==> flow/design.v <==
`timescale 1ns/1ps
`default_nettype none
module half_adder_1(a, b, sum, c_out);
input wire a, b;
output logic sum, c_out;
always_comb begin
  sum = a ^ b; 
  c_out = a & b;
end
endmodule
`timescale 1ns/1ps
`default_nettype none
module full_adder_1(a, b, c_in, sum, c_out);
input wire a, b, c_in;
output logic sum, c_out;
logic a_bar;
logic b_bar;
logic c_in_bar;
always_comb begin
  a_bar = ~a;
  b_bar = ~b;
  c_in_bar = ~c_in;
  sum = (a_bar & b_bar & c_in) | (a_bar & b & c_in_bar) | (a & b_bar & c_in_bar) | (a & b & c_in);
  c_out = (b & c_in) | (a & b) | (a & c_in);
end
endmodule
`timescale 1ns/1ps
`default_nettype none
module full_adder_2(a, b, sum, c_out);
input wire [1:0] a, b;
output logic [1:0] sum;
output logic c_out;
logic half_adder_1_0_c_out;
half_adder_1 HALF_ADDER_1_0 (.a(a[0]), .b(b[0]), .sum(sum[0]), .c_out(half_adder_1_0_c_out));
full_adder_1 FULL_ADDER_1_0 (.a(a[1]), .b(b[1]), .c_in(half_adder_1_0_c_out), .sum(sum[1]), .c_out(c_out));
endmodule
`timescale 1ns/1ps
`default_nettype none
module full_adder_3(a, b, c_in, sum, c_out);
input wire [2:0] a;
input wire b, c_in;
output logic [2:0] sum;
output logic c_out;
logic full_adder_1_0_c_out;
logic full_adder_1_1_c_out;
full_adder_1 FULL_ADDER_1_0 (.a(a[0]), .b(b), .c_in(c_in), .sum(sum[0]), .c_out(full_adder_1_0_c_out));
full_adder_1 FULL_ADDER_1_1 (.a(a[1]), .b(1'b0), .c_in(full_adder_1_0_c_out), .sum(sum[1]), .c_out(full_adder_1_1_c_out));
full_adder_1 FULL_ADDER_1_2 (.a(a[2]), .b(1'b0), .c_in(full_adder_1_1_c_out), .sum(sum[2]), .c_out(c_out));
endmodule
`timescale 1ns/1ps
`default_nettype none
module adder_8_1_bits(a, sum, c_out);
input wire [7:0] a;
output logic [2:0] sum;
output logic c_out;
logic full_adder_1_0_sum, full_adder_1_0_c_out, full_adder_1_1_sum, full_adder_1_1_c_out, full_adder_2_0_c_out;
logic [1:0] full_adder_2_0_sum;
full_adder_1 FULL_ADDER_1_0(.a(a[0]), .b(a[1]), .c_in(a[2]), .sum(full_adder_1_0_sum), .c_out(full_adder_1_0_c_out));
full_adder_1 FULL_ADDER_1_1(.a(a[3]), .b(a[4]), .c_in(a[5]), .sum(full_adder_1_1_sum), .c_out(full_adder_1_1_c_out));
full_adder_2 FULL_ADDER_2_0(.a({full_adder_1_0_c_out, full_adder_1_0_sum}), .b({full_adder_1_1_c_out, full_adder_1_1_sum}), .sum(full_adder_2_0_sum), .c_out(full_adder_2_0_c_out));
full_adder_3 FULL_ADDER_3_0(.a({full_adder_2_0_c_out, full_adder_2_0_sum}), .b(a[6]), .c_in(a[7]), .sum(sum), .c_out(c_out));
endmodule
`timescale 1ns/1ps
`default_nettype none
module comparator(live, neighbors, out);
input wire live;
input wire [2:0] neighbors;
output logic out;
always_comb begin
  out = (live & ~neighbors[2] & neighbors[1] & ~neighbors[0]) | (~neighbors[2] & neighbors[1] & neighbors[0]);
end
endmodule
`default_nettype none
`timescale 1ns/1ps
module conway_cell(clk, rst, ena, state_0, state_d, state_q, neighbors);
input wire clk;
input wire rst;
input wire ena;
input wire state_0;
output logic state_d;  
output logic state_q;
input wire [7:0] neighbors;
logic [2:0] sum;
logic c_out;
adder_8_1_bits ADDER_8_1(
    .a(neighbors),
    .sum(sum),
    .c_out(c_out)
    );
comparator COMPARATOR(
    .live(state_q),
    .neighbors(sum),
    .out(state_d)
    );
always_ff @(posedge clk ) begin
    if (rst == 1) begin
        state_q <= state_0;
    end
    else if (ena == 1) begin
        state_q <= state_d;
    end
end
endmodule
`timescale 1ns/1ps
module decoder_1_to_2(ena, in, out);
input wire ena;
input wire in;
output logic [1:0] out;
logic in_bar;
always_comb begin
  out[1] = in & ena;
  in_bar = ~ in;
  out[0] = in_bar & ena;
end
endmodule
`timescale 1ns/1ps
module decoder_2_to_4(ena, in, out);
input wire ena;
input wire [1:0] in;
output logic [3:0] out;
logic b_bar;
logic [1:0] decoder_0_out;
logic [1:0] decoder_1_out;
decoder_1_to_2 DECODER_0 (.ena(b_bar), .in(in[0]), .out(decoder_0_out[1:0]));
decoder_1_to_2 DECODER_1 (.ena(in[1]), .in(in[0]), .out(decoder_1_out[1:0]));
always_comb begin
    b_bar = ~ in[1];
    out[3] = decoder_1_out[1] & ena;
    out[2] = decoder_1_out[0] & ena;
    out[1] = decoder_0_out[1] & ena;
    out[0] = decoder_0_out[0] & ena;
end
endmodule
`timescale 1ns/1ps
module decoder_3_to_8(ena, in, out);
input wire ena;
input wire [2:0] in;
output logic [7:0] out;
logic c_bar;
logic [3:0] decoder_0_out;
logic [3:0] decoder_1_out;
decoder_2_to_4 DECODER_0 (.ena(c_bar), .in(in[1:0]), .out(decoder_0_out));
decoder_2_to_4 DECODER_1 (.ena(in[2]), .in(in[1:0]), .out(decoder_1_out));
always_comb begin
  c_bar = ~in[2];
  out[7] = decoder_1_out[3] & ena;
  out[6] = decoder_1_out[2] & ena;
  out[5] = decoder_1_out[1] & ena;
  out[4] = decoder_1_out[0] & ena;
  out[3] = decoder_0_out[3] & ena;
  out[2] = decoder_0_out[2] & ena;
  out[1] = decoder_0_out[1] & ena;
  out[0] = decoder_0_out[0] & ena;
end
endmodule
`default_nettype none
`timescale 1ns/1ps
module led_array_driver(ena, x, cells, rows, cols);
parameter N=8;  
parameter ROWS=N;
parameter COLS=N;
input wire ena;
input wire [$clog2(N):0] x;
input wire [N*N-1:0] cells;
output logic [N-1:0] rows;
output logic [N-1:0] cols;
initial begin
  if ((N <= 0) || (N > 8)) begin
    $error("N must be within 0 and 8.");
  end
  if (ROWS != COLS) begin
    $error("Non square led arrays are not supported. (%dx%d)", ROWS, COLS);
  end
  if (ROWS < N) begin
    $error("ROWS/COLS must be >= than the size of the Conway Grid.");
  end
end
wire [N-1:0] x_decoded;
decoder_3_to_8 COL_DECODER(ena, x[$clog2(N)-1:0], x_decoded);
always_comb begin
  cols = x_decoded;
  rows[0] = ~cells[x*ROWS];
  rows[1] = ~cells[x*ROWS + 1];
  rows[2] = ~cells[x*ROWS + 2];
  rows[3] = ~cells[x*ROWS + 3];
  rows[4] = ~cells[x*ROWS + 4];
  rows[5] = ~cells[x*ROWS + 5];
  rows[6] = ~cells[x*ROWS + 6];
  rows[7] = ~cells[x*ROWS + 7];
end
endmodule
`default_nettype none  
module main(clk, buttons, init_cells, leds, rgb, cols, rows);
parameter game_divider = 8;  
parameter display_divider = 2;  
parameter N = 8;  
parameter M = N + 2;  
initial if (N < 3) $error("N has to be >= 3 to make for interesting patterns.");
initial if (M !== (N+2)) $error("M must N+2=%d, not %d", N+2,M);  
input wire clk;
input wire [1:0] buttons;
logic rst; always_comb rst = buttons[0];  
input wire [N*N-1:0] init_cells;  
output logic [1:0] leds;
output logic [2:0] rgb;
output wire [N-1:0] cols;
output wire [N-1:0] rows;
logic [game_divider:0] game_counter;
logic [display_divider:0] display_counter;
logic rst_game; always_comb rst_game = buttons[0] | buttons[1];
logic step_game;
logic [$clog2(N):0] x;
wire [M*M-1:0] bordered_cells_q;  
wire [M*M-1:0] bordered_cells_d; 
logic [M*M-1:0] bordered_cells_0;  
logic [N*N-1:0] cells_q;  
logic [N*N-1:0] cells_0;  
always_comb begin : io_logic 
    leds[0] = buttons[0] ^ buttons[1];
    leds[1] = buttons[0] & buttons[1];
    rgb[0] = ~( buttons[0] & ~buttons[1]);
    rgb[1] = ~(~buttons[0] &  buttons[1]);
    rgb[2] = ~( buttons[0] &  buttons[1]);
end
led_array_driver #(.ROWS(N), .COLS(N), .N(N)) LED_DRIVER (
  .ena(1'b1),
  .cells(cells_q),
  .x(x),
  .rows(rows[N-1:0]),
  .cols(cols[N-1:0])
);
generate
  genvar r;
  for (r = 0; r < M; r = r + 1) begin : init_rows
    if ((r == 0) || (r == M-1)) begin : border_row
      always_comb bordered_cells_0[M*(r+1)-1:M*r] = 0;
    end else begin : inner_row
      always_comb bordered_cells_0[M*(r+1)-1:M*r] = {1'b0, init_cells[N*r-1:N*(r-1)], 1'b0};
    end
  end
endgenerate
function int cell_index(int i, int j);
  cell_index = M*j + i;
endfunction
generate
  genvar i;
  genvar j;
  for (i = 0; i < M; i = i + 1) begin : cells_x
    for (j = 0; j < M; j = j + 1) begin : cells_y
      if ( (i > 0) && (i < (M-1)) && (j > 0) && (j < (M-1)) ) begin
        conway_cell CELL(
          .clk(clk), .rst(rst_game), .ena(step_game),
          .neighbors({
            bordered_cells_q[cell_index(i-1, j-1)],
            bordered_cells_q[cell_index(i-1, j  )],
            bordered_cells_q[cell_index(i-1, j+1)],
            bordered_cells_q[cell_index(i  , j+1)],
            bordered_cells_q[cell_index(i+1, j+1)],
            bordered_cells_q[cell_index(i+1, j  )],
            bordered_cells_q[cell_index(i+1, j-1)],
            bordered_cells_q[cell_index(i  , j-1)]
          }),
          .state_0(bordered_cells_0[cell_index(i, j)]),
          .state_d(bordered_cells_d[cell_index(i, j)]),
          .state_q(bordered_cells_q[cell_index(i, j)])
        );
      end else begin  
        assign bordered_cells_q[cell_index(i,j)] = bordered_cells_0[cell_index(i,j)];
        assign bordered_cells_d[cell_index(i,j)] = 0;
      end
    end
  end
  for (i = 0; i < N; i = i + 1) begin
    always_comb begin
        cells_q[N*(i+1)-1:N*i] = bordered_cells_q[M*(i+2)-2:M*(i+1)+1];
        cells_0[N*(i+1)-1:N*i] = bordered_cells_0[M*(i+2)-2:M*(i+1)+1];
    end
  end
endgenerate
parameter faster_divider = 15;
always_ff @(posedge clk) begin : clocks_and_dividers  
  if (rst) begin
      game_counter <= 0;
      display_counter <= 0;
      x <= 0;
  end
  else begin
      if (game_counter[game_divider]) begin
        game_counter <= 0;
      end
      else begin 
        game_counter <= game_counter + 1;
      end
      if(display_counter[display_divider]) begin
        display_counter <= 0;
        if(x >= (N-1)) begin
          x <= 0;
        end
        else begin
          x <= x + 1;
        end
      end
      else begin
        display_counter <= display_counter + 1;
      end
  end
end  
always_comb step_game = game_counter[game_divider];  
endmodule
`default_nettype wire  
Appendix: tool output

From RTL to reports: main
Module main before and after one edit of its RTL, step after step.
Lines under "before" count in the file above, lines under "after" in the edited file.
"change" is "after" less "before", of the values as shown; "relative change" is that difference over "before", in percent.
Operators carry their Yosys type and port widths (W data, S select, Z words).
The mark n/a stands for no value.
- design top: main
- clock port: clk
- library: sky130hd
- library corner: tt_025C_1v80

The edit
The edit as a unified diff against the file above.
A script made this edit. It changes what the design does and was not meant as an optimisation.
begin of diff
@@ -58,5 +58,12 @@
 full_adder_1 FULL_ADDER_1_0(.a(a[0]), .b(a[1]), .c_in(a[2]), .sum(full_adder_1_0_sum), .c_out(full_adder_1_0_c_out));
 full_adder_1 FULL_ADDER_1_1(.a(a[3]), .b(a[4]), .c_in(a[5]), .sum(full_adder_1_1_sum), .c_out(full_adder_1_1_c_out));
-full_adder_2 FULL_ADDER_2_0(.a({full_adder_1_0_c_out, full_adder_1_0_sum}), .b({full_adder_1_1_c_out, full_adder_1_1_sum}), .sum(full_adder_2_0_sum), .c_out(full_adder_2_0_c_out));
+wire full_adder_2_0_c_out_m, full_adder_2_0_c_out_s;
+wire [1:0] full_adder_2_0_sum_m, full_adder_2_0_sum_s;
+full_adder_2 FULL_ADDER_2_0(.a({full_adder_1_0_c_out, full_adder_1_0_sum}), .b({full_adder_1_1_c_out, full_adder_1_1_sum}), .sum(full_adder_2_0_sum_m), .c_out(full_adder_2_0_c_out_m));
+full_adder_2 FULL_ADDER_2_0_alt (.a({full_adder_1_0_c_out, full_adder_1_0_sum}),
+    .b(~({full_adder_1_1_c_out, full_adder_1_1_sum})), .sum(full_adder_2_0_sum_s),
+    .c_out(full_adder_2_0_c_out_s));
+assign full_adder_2_0_c_out = full_adder_2_0_c_out_m ^ full_adder_2_0_c_out_s;
+assign full_adder_2_0_sum = full_adder_2_0_sum_m ^ full_adder_2_0_sum_s;
 full_adder_3 FULL_ADDER_3_0(.a({full_adder_2_0_c_out, full_adder_2_0_sum}), .b(a[6]), .c_in(a[7]), .sum(sum), .c_out(c_out));
 endmodule
end of diff

After elaboration
Source: Yosys, flattened and elaborated, memories not mapped. Widths are those after wreduce. Registers that Yosys merges into a memory's read port (data or address) are not register bits. Print and check cells do not count. Equal cells are merged and count once.
- cells by class (what ; before ; after ; change ; relative change (%)):
    add/subtract/negate cells ; 10 ; 10 ; 0 ; 0.00
    $lt $le $gt $ge ; 1 ; 1 ; 0 ; 0.00
    reductions and logical operators ; 3 ; 3 ; 0 ; 0.00
    bitwise operators ; 4088 ; 5262 ; +1174 ; +28.72
    shifts and indexed selects ; 8 ; 8 ; 0 ; 0.00
    mux-type cells ; 129 ; 129 ; 0 ; 0.00
- operator list (cell ; before ; after ; change ; relative change (%)):
    $and A1 B1 Y1 ; 2301 ; 2851 ; +550 ; +23.90
    $or A1 B1 Y1 ; 1112 ; 1364 ; +252 ; +22.66
    $not A1 Y1 ; 619 ; 761 ; +142 ; +22.94
    $xor A1 B1 Y1 ; 56 ; 166 ; +110 ; +196.43
    $xor A2 B2 Y2 ; 0 ; 63 ; +63 ; n/a
    $not A2 Y2 ; 0 ; 56 ; +56 ; n/a
    $xor A1 B2 Y2 ; 0 ; 1 ; +1 ; n/a
Unchanged operator kinds not shown: 13.
- word-level totals (what ; before ; after ; change ; relative change (%)):
    cells after elaboration ; 4306 ; 5480 ; +1174 ; +27.26
    bits in registers ; 80 ; 80 ; 0 ; 0.00
    input port bits ; 67 ; 67 ; 0 ; 0.00
    output and inout bits ; 21 ; 21 ; 0 ; 0.00

Longest topological paths
Longest topological path by Yosys (ltp), each cell counted once; first at word level (registers and memories cut), then after technology mapping (sequential cells cut; the memories' decode and read muxes count).
- depth (what ; before ; after ; change ; relative change (%)):
    depth in word-level cells ; 23 ; 28 ; +5 ; +21.74
    ABC_AREA ; 0 ; 0 ; n/a ; n/a
    gate-level depth with buffers ; 11 ; 9 ; -2 ; -18.18
    mapped depth without buffers ; 11 ; 9 ; -2 ; -18.18

After synthesis
Yosys stat after the flow's synthesis: flattened, memories mapped to cells. It holds for the ABC_AREA given above (unset counts as 0); a run with the other value may have another netlist.
- cells by type (cell type ; before ; after ; change ; relative change (%)):
    sky130_fd_sc_hd__inv_1 ; 369 ; 266 ; -103 ; -27.91
    sky130_fd_sc_hd__xnor2_1 ; 8 ; 85 ; +77 ; +962.50
    sky130_fd_sc_hd__a31o_2 ; 42 ; 0 ; -42 ; -100.00
    sky130_fd_sc_hd__a21oi_1 ; 48 ; 7 ; -41 ; -85.42
    sky130_fd_sc_hd__and2_1 ; 5 ; 45 ; +40 ; +800.00
    sky130_fd_sc_hd__o211ai_1 ; 12 ; 42 ; +30 ; +250.00
    sky130_fd_sc_hd__o22ai_1 ; 14 ; 42 ; +28 ; +200.00
    sky130_fd_sc_hd__nand2_1 ; 28 ; 4 ; -24 ; -85.71
    sky130_fd_sc_hd__fa_1 ; 196 ; 175 ; -21 ; -10.71
    sky130_fd_sc_hd__xor2_1 ; 37 ; 56 ; +19 ; +51.35
    sky130_fd_sc_hd__mux2i_1 ; 0 ; 16 ; +16 ; n/a
    sky130_fd_sc_hd__o21ai_1 ; 0 ; 15 ; +15 ; n/a
    sky130_fd_sc_hd__mux4_1 ; 13 ; 0 ; -13 ; -100.00
    sky130_fd_sc_hd__or3_1 ; 3 ; 15 ; +12 ; +400.00
    sky130_fd_sc_hd__a21boi_0 ; 0 ; 12 ; +12 ; n/a
    sky130_fd_sc_hd__a41o_1 ; 0 ; 12 ; +12 ; n/a
    sky130_fd_sc_hd__nor2_1 ; 4 ; 15 ; +11 ; +275.00
    sky130_fd_sc_hd__a21o_1 ; 8 ; 0 ; -8 ; -100.00
Unchanged cell types not shown: 6.
The list need not be complete.
- mapped netlist (what ; before ; after ; change ; relative change (%)):
    flip-flop cells ; 80 ; 80 ; 0 ; 0.00
    mapped area (um^2) ; 11945.2 ; 12316.8 ; +371.6 ; +3.11
    buffer cells ; 24 ; 22 ; -2 ; -8.33
    area of sequential cells (um^2) ; 2242.2 ; 2242.2 ; 0.0 ; 0.00
    mapped cells ; 1132 ; 1170 ; +38 ; +3.36
The figures by module come from a second, unflattened synthesis with its own total; it is not the netlist above.
- second synthesis, totals (what ; before ; after ; change ; relative change (%)):
    cell total of the unflattened synthesis ; 975 ; 1423 ; +448 ; +45.95
    area (unflattened synthesis) (um^2) ; 14496.4 ; 18740.5 ; +4244.1 ; +29.28
Rows give one instance, submodules left out.
- by module, before (module ; cells ; instances ; area (um^2) ; seq. area (um^2)):
    full_adder_1 ; 1 ; 384 ; 20.0 ; 0.0
    conway_cell ; 3 ; 64 ; 51.3 ; 30.0
    comparator ; 2 ; 64 ; 16.3 ; 0.0
    half_adder_1 ; 1 ; 64 ; 12.5 ; 0.0
    main ; 79 ; 1 ; 700.7 ; 320.3
    led_array_driver ; 37 ; 1 ; 566.8 ; 0.0
    full_adder_3 ; 1 ; 64 ; 3.8 ; 0.0
    decoder_1_to_2 ; 2 ; 4 ; 16.3 ; 0.0
    decoder_2_to_4 ; 5 ; 2 ; 28.8 ; 0.0
    decoder_3_to_8 ; 9 ; 1 ; 53.8 ; 0.0
    adder_8_1_bits ; 0 ; 64 ; 0.0 ; 0.0
    full_adder_2 ; 0 ; 64 ; 0.0 ; 0.0
- by module, after (module ; cells ; instances ; area (um^2) ; seq. area (um^2)):
    full_adder_1 ; 1 ; 448 ; 20.0 ; 0.0
    conway_cell ; 3 ; 64 ; 51.3 ; 30.0
    adder_8_1_bits ; 5 ; 64 ; 33.8 ; 0.0
    half_adder_1 ; 1 ; 128 ; 12.5 ; 0.0
    comparator ; 2 ; 64 ; 16.3 ; 0.0
    main ; 79 ; 1 ; 700.7 ; 320.3
    led_array_driver ; 37 ; 1 ; 566.8 ; 0.0
    full_adder_3 ; 1 ; 64 ; 3.8 ; 0.0
    decoder_1_to_2 ; 2 ; 4 ; 16.3 ; 0.0
    decoder_2_to_4 ; 5 ; 2 ; 28.8 ; 0.0
    decoder_3_to_8 ; 9 ; 1 ; 53.8 ; 0.0
    full_adder_2 ; 0 ; 128 ; 0.0 ; 0.0

Timing after synthesis
Source: OpenSTA report_checks on the synthesized netlist (no wires, ideal clock, input and output delay 20% of the period each), path of least setup slack; recovery checks are left aside. Register names are those of the netlist, which keeps one name where synthesis merged equal registers.
- timing after synthesis (what ; before ; after ; change ; relative change (%)):
    path type ; input to register ; input to register ; n/a ; n/a
    from ; input buttons[0] ; input buttons[0] ; n/a ; n/a
    to ; register cells_x[1].cells_y[1].genblk1.CELL.state_q ; register cells_x[1].cells_y[1].genblk1.CELL.state_q ; n/a ; n/a
    delay of the path (ps) ; 2644 ; 2467 ; -177 ; -6.69
    input delay (ps) ; 1400 ; 1400 ; 0 ; 0.00
    slack (ps) ; 2956 ; 3132 ; +176 ; n/a
    path buffers ; 3 ; 2 ; -1 ; -33.33
    stages on the path ; 6 ; 5 ; -1 ; -16.67
    required time (ps) ; 6568 ; 6568 ; 0 ; 0.00
    data arrival time (ps) ; 3612 ; 3435 ; -177 ; -4.90
    period (ps) ; 7000 ; 7000 ; 0 ; 0.00
    time at the first pin (ps) ; 1400 ; 1400 ; 0 ; 0.00
    library setup time (ps) ; 432 ; 432 ; 0 ; n/a
    synthesis period reached (ps) ; 4044 ; 3868 ; -176 ; -4.35
"delay of the path" = arrival - input delay + setup time.
"stages on the path": output pins that drive a net of the path, with the launching flip-flop's if there is one; two outputs of one cell count as two.
"synthesis period reached" = period - worst setup slack (recovery checks aside). The figure is calculated, with input and output delays left at 20% of the set period.
Between the ends stands the longest chain of elaborated cells between them, by number of cells; it is not shown to be the way that was timed. Of several equally long chains one is given.
Each line given opens the expression or statement behind the cell; cells for indexed reads and writes are added by Yosys, which also makes memories of some case tables.
before: The path ends at the enable pin of a flip-flop; only ways to that pin are counted.
Between the ends, after synthesis, before:
- path through: sky130_fd_sc_hd__buf_2 sky130_fd_sc_hd__inv_1 sky130_fd_sc_hd__ha_1 sky130_fd_sc_hd__buf_2 sky130_fd_sc_hd__buf_2 sky130_fd_sc_hd__nand2b_1
- noted cells in the longest elaborated chain: 2
- elaborated cells on any way between the ends at 2
- noted source lines of those cells: 1
- classes of those cells: logic: 1; reduce/logical: 1
- ends and longest elaborated chain, after synthesis, before (what ; RTL line ; RTL):
    start, declared ; 201 ; input wire [1:0] buttons;
    $or A1 B1 Y1 ; 210 ; logic rst_game; always_comb rst_game = buttons[0] | buttons[1];
    $reduce_bool A2 Y1 ; n/a ;
    end, assigned ; 97 ; state_q <= state_0;
    end, assigned ; 100 ; state_q <= state_d;
    end, declared ; 81 ; output logic state_q;
after: The path ends at the enable pin of a flip-flop; only ways to that pin are counted.
Between the ends, after synthesis, after:
- path through: sky130_fd_sc_hd__inv_1 sky130_fd_sc_hd__ha_1 sky130_fd_sc_hd__buf_2 sky130_fd_sc_hd__buf_2 sky130_fd_sc_hd__nand2b_1
- noted cells in the longest elaborated chain: 2
- elaborated cells on any way between the ends at 2
- noted source lines of those cells: 1
- classes of those cells: logic: 1; reduce/logical: 1
- ends and longest elaborated chain, after synthesis, after (what ; RTL line ; RTL):
    start, declared ; 208 ; input wire [1:0] buttons;
    $or A1 B1 Y1 ; 217 ; logic rst_game; always_comb rst_game = buttons[0] | buttons[1];
    $reduce_bool A2 Y1 ; n/a ;
    end, assigned ; 104 ; state_q <= state_0;
    end, assigned ; 107 ; state_q <= state_d;
    end, declared ; 88 ; output logic state_q;

Timing after layout
Path of least setup slack in the final report of the runs of pair A (OpenROAD, finished layout, wires in). Where an end is a register, its clock arrival counts in the times.
The path's times are printed in steps of 10 ps; the period is the one set.
- timing post-layout (what ; before ; after ; change ; relative change (%)):
    path type ; input to output ; input to output ; n/a ; n/a
    from ; input buttons[0] ; input buttons[0] ; n/a ; n/a
    to ; output leds[0] ; output leds[0] ; n/a ; n/a
    required time (ps) ; 5600 ; 5600 ; 0 ; 0.00
    output delay (ps) ; 1400 ; 1400 ; 0 ; 0.00
    period (ps) ; 7000 ; 7000 ; 0 ; 0.00
    path buffers ; 2 ; 2 ; 0 ; 0.00
    stages on the path ; 4 ; 4 ; 0 ; 0.00
    data arrival time (ps) ; 3100 ; 3020 ; -80 ; -2.58
    time at the first pin (ps) ; 1400 ; 1400 ; 0 ; 0.00
    slack (ps) ; 2500 ; 2580 ; +80 ; n/a
    input delay (ps) ; 1400 ; 1400 ; 0 ; 0.00
Between the ends stands the longest chain of elaborated cells between them, by number of cells; it is not shown to be the way that was timed. Of several equally long chains one is given.
Between the ends, post-layout, before:
- path through: sky130_fd_sc_hd__clkdlybuf4s50_1 sky130_fd_sc_hd__inv_1 sky130_fd_sc_hd__ha_4 sky130_fd_sc_hd__clkdlybuf4s50_1
- noted cells in the longest elaborated chain: 1
- elaborated cells on any way between the ends at 1
- noted source lines of those cells: 1
- classes of those cells: logic: 1
- ends and longest elaborated chain, post-layout, before (what ; RTL line ; RTL):
    start, declared ; 201 ; input wire [1:0] buttons;
    $xor A1 B1 Y1 ; 219 ; leds[0] = buttons[0] ^ buttons[1];
    end, declared ; 204 ; output logic [1:0] leds;
Between the ends, post-layout, after:
- path through: sky130_fd_sc_hd__clkdlybuf4s50_1 sky130_fd_sc_hd__inv_1 sky130_fd_sc_hd__ha_4 sky130_fd_sc_hd__clkdlybuf4s50_1
- noted cells in the longest elaborated chain: 1
- elaborated cells on any way between the ends at 1
- noted source lines of those cells: 1
- classes of those cells: logic: 1
- ends and longest elaborated chain, post-layout, after (what ; RTL line ; RTL):
    start, declared ; 208 ; input wire [1:0] buttons;
    $xor A1 B1 Y1 ; 226 ; leds[0] = buttons[0] ^ buttons[1];
    end, declared ; 211 ; output logic [1:0] leds;

Flow runs
Both versions went through the flow (Yosys, OpenROAD) with the same settings in each pair. Constraints: input delay and output delay 20% of the set period each, output load 0.01 pF.
Settings, pair A:
- noted CORE_UTILIZATION: 40
- noted PLACE_DENSITY: 0.6
- period_ns: 7.0
- CAP_MARGIN at 20
- CORE_MARGIN at 2
- SLEW_MARGIN at 20
- final reports, pair A (what ; before ; after ; change ; relative change (%)):
    sum of negative setup slack (ps) ; 0 ; 0 ; 0 ; n/a
    worst hold slack after layout (ps) ; 423 ; 423 ; 0 ; n/a
    achieved period (ps) ; 4498 ; 4425 ; -73 ; -1.62
    standard-cell area after layout (um^2) ; 13533.0 ; 13867.0 ; +334.0 ; +2.47
    full die area (um^2) ; 31261.8 ; 32211.3 ; +949.5 ; +3.04
    synthesized cell area (um^2) ; 11945.2 ; 12316.8 ; +371.6 ; +3.11
    lowest setup slack (ps) ; 2502 ; 2575 ; +73 ; n/a
Settings, pair B:
- CAP_MARGIN at 40
- CORE_ASPECT_RATIO at 1.01
- noted CORE_UTILIZATION: 48
- noted CTS_CLUSTER_SIZE: 98
- GPL_ROUTABILITY_DRIVEN at 1
- GPL_TIMING_DRIVEN at 0
- MAX_ROUTING_LAYER: met5
- MIN_ROUTING_LAYER: met2
- PLACE_DENSITY_LB_ADDON: 0.12
- noted SETUP_SLACK_MARGIN: -0.33
- period_ns: 5.57
- CORE_MARGIN at 2
- SLEW_MARGIN at 20
- final reports, pair B (what ; before ; after ; change ; relative change (%)):
    sum of negative setup slack (ps) ; 0 ; 0 ; 0 ; n/a
    worst hold slack after layout (ps) ; 426 ; 425 ; -1 ; n/a
    achieved period (ps) ; 3938 ; 3852 ; -86 ; -2.18
    standard-cell area after layout (um^2) ; 13580.5 ; 13947.1 ; +366.6 ; +2.70
    full die area (um^2) ; 26164.1 ; 26956.9 ; +792.8 ; +3.03
    synthesized cell area (um^2) ; 11945.2 ; 12316.8 ; +371.6 ; +3.11
    lowest setup slack (ps) ; 1632 ; 1718 ; +86 ; n/a
By "achieved period" is meant the clock period of the run minus its worst setup slack. This is arithmetic on one report: input and output delays are still those of the set period (20% each).
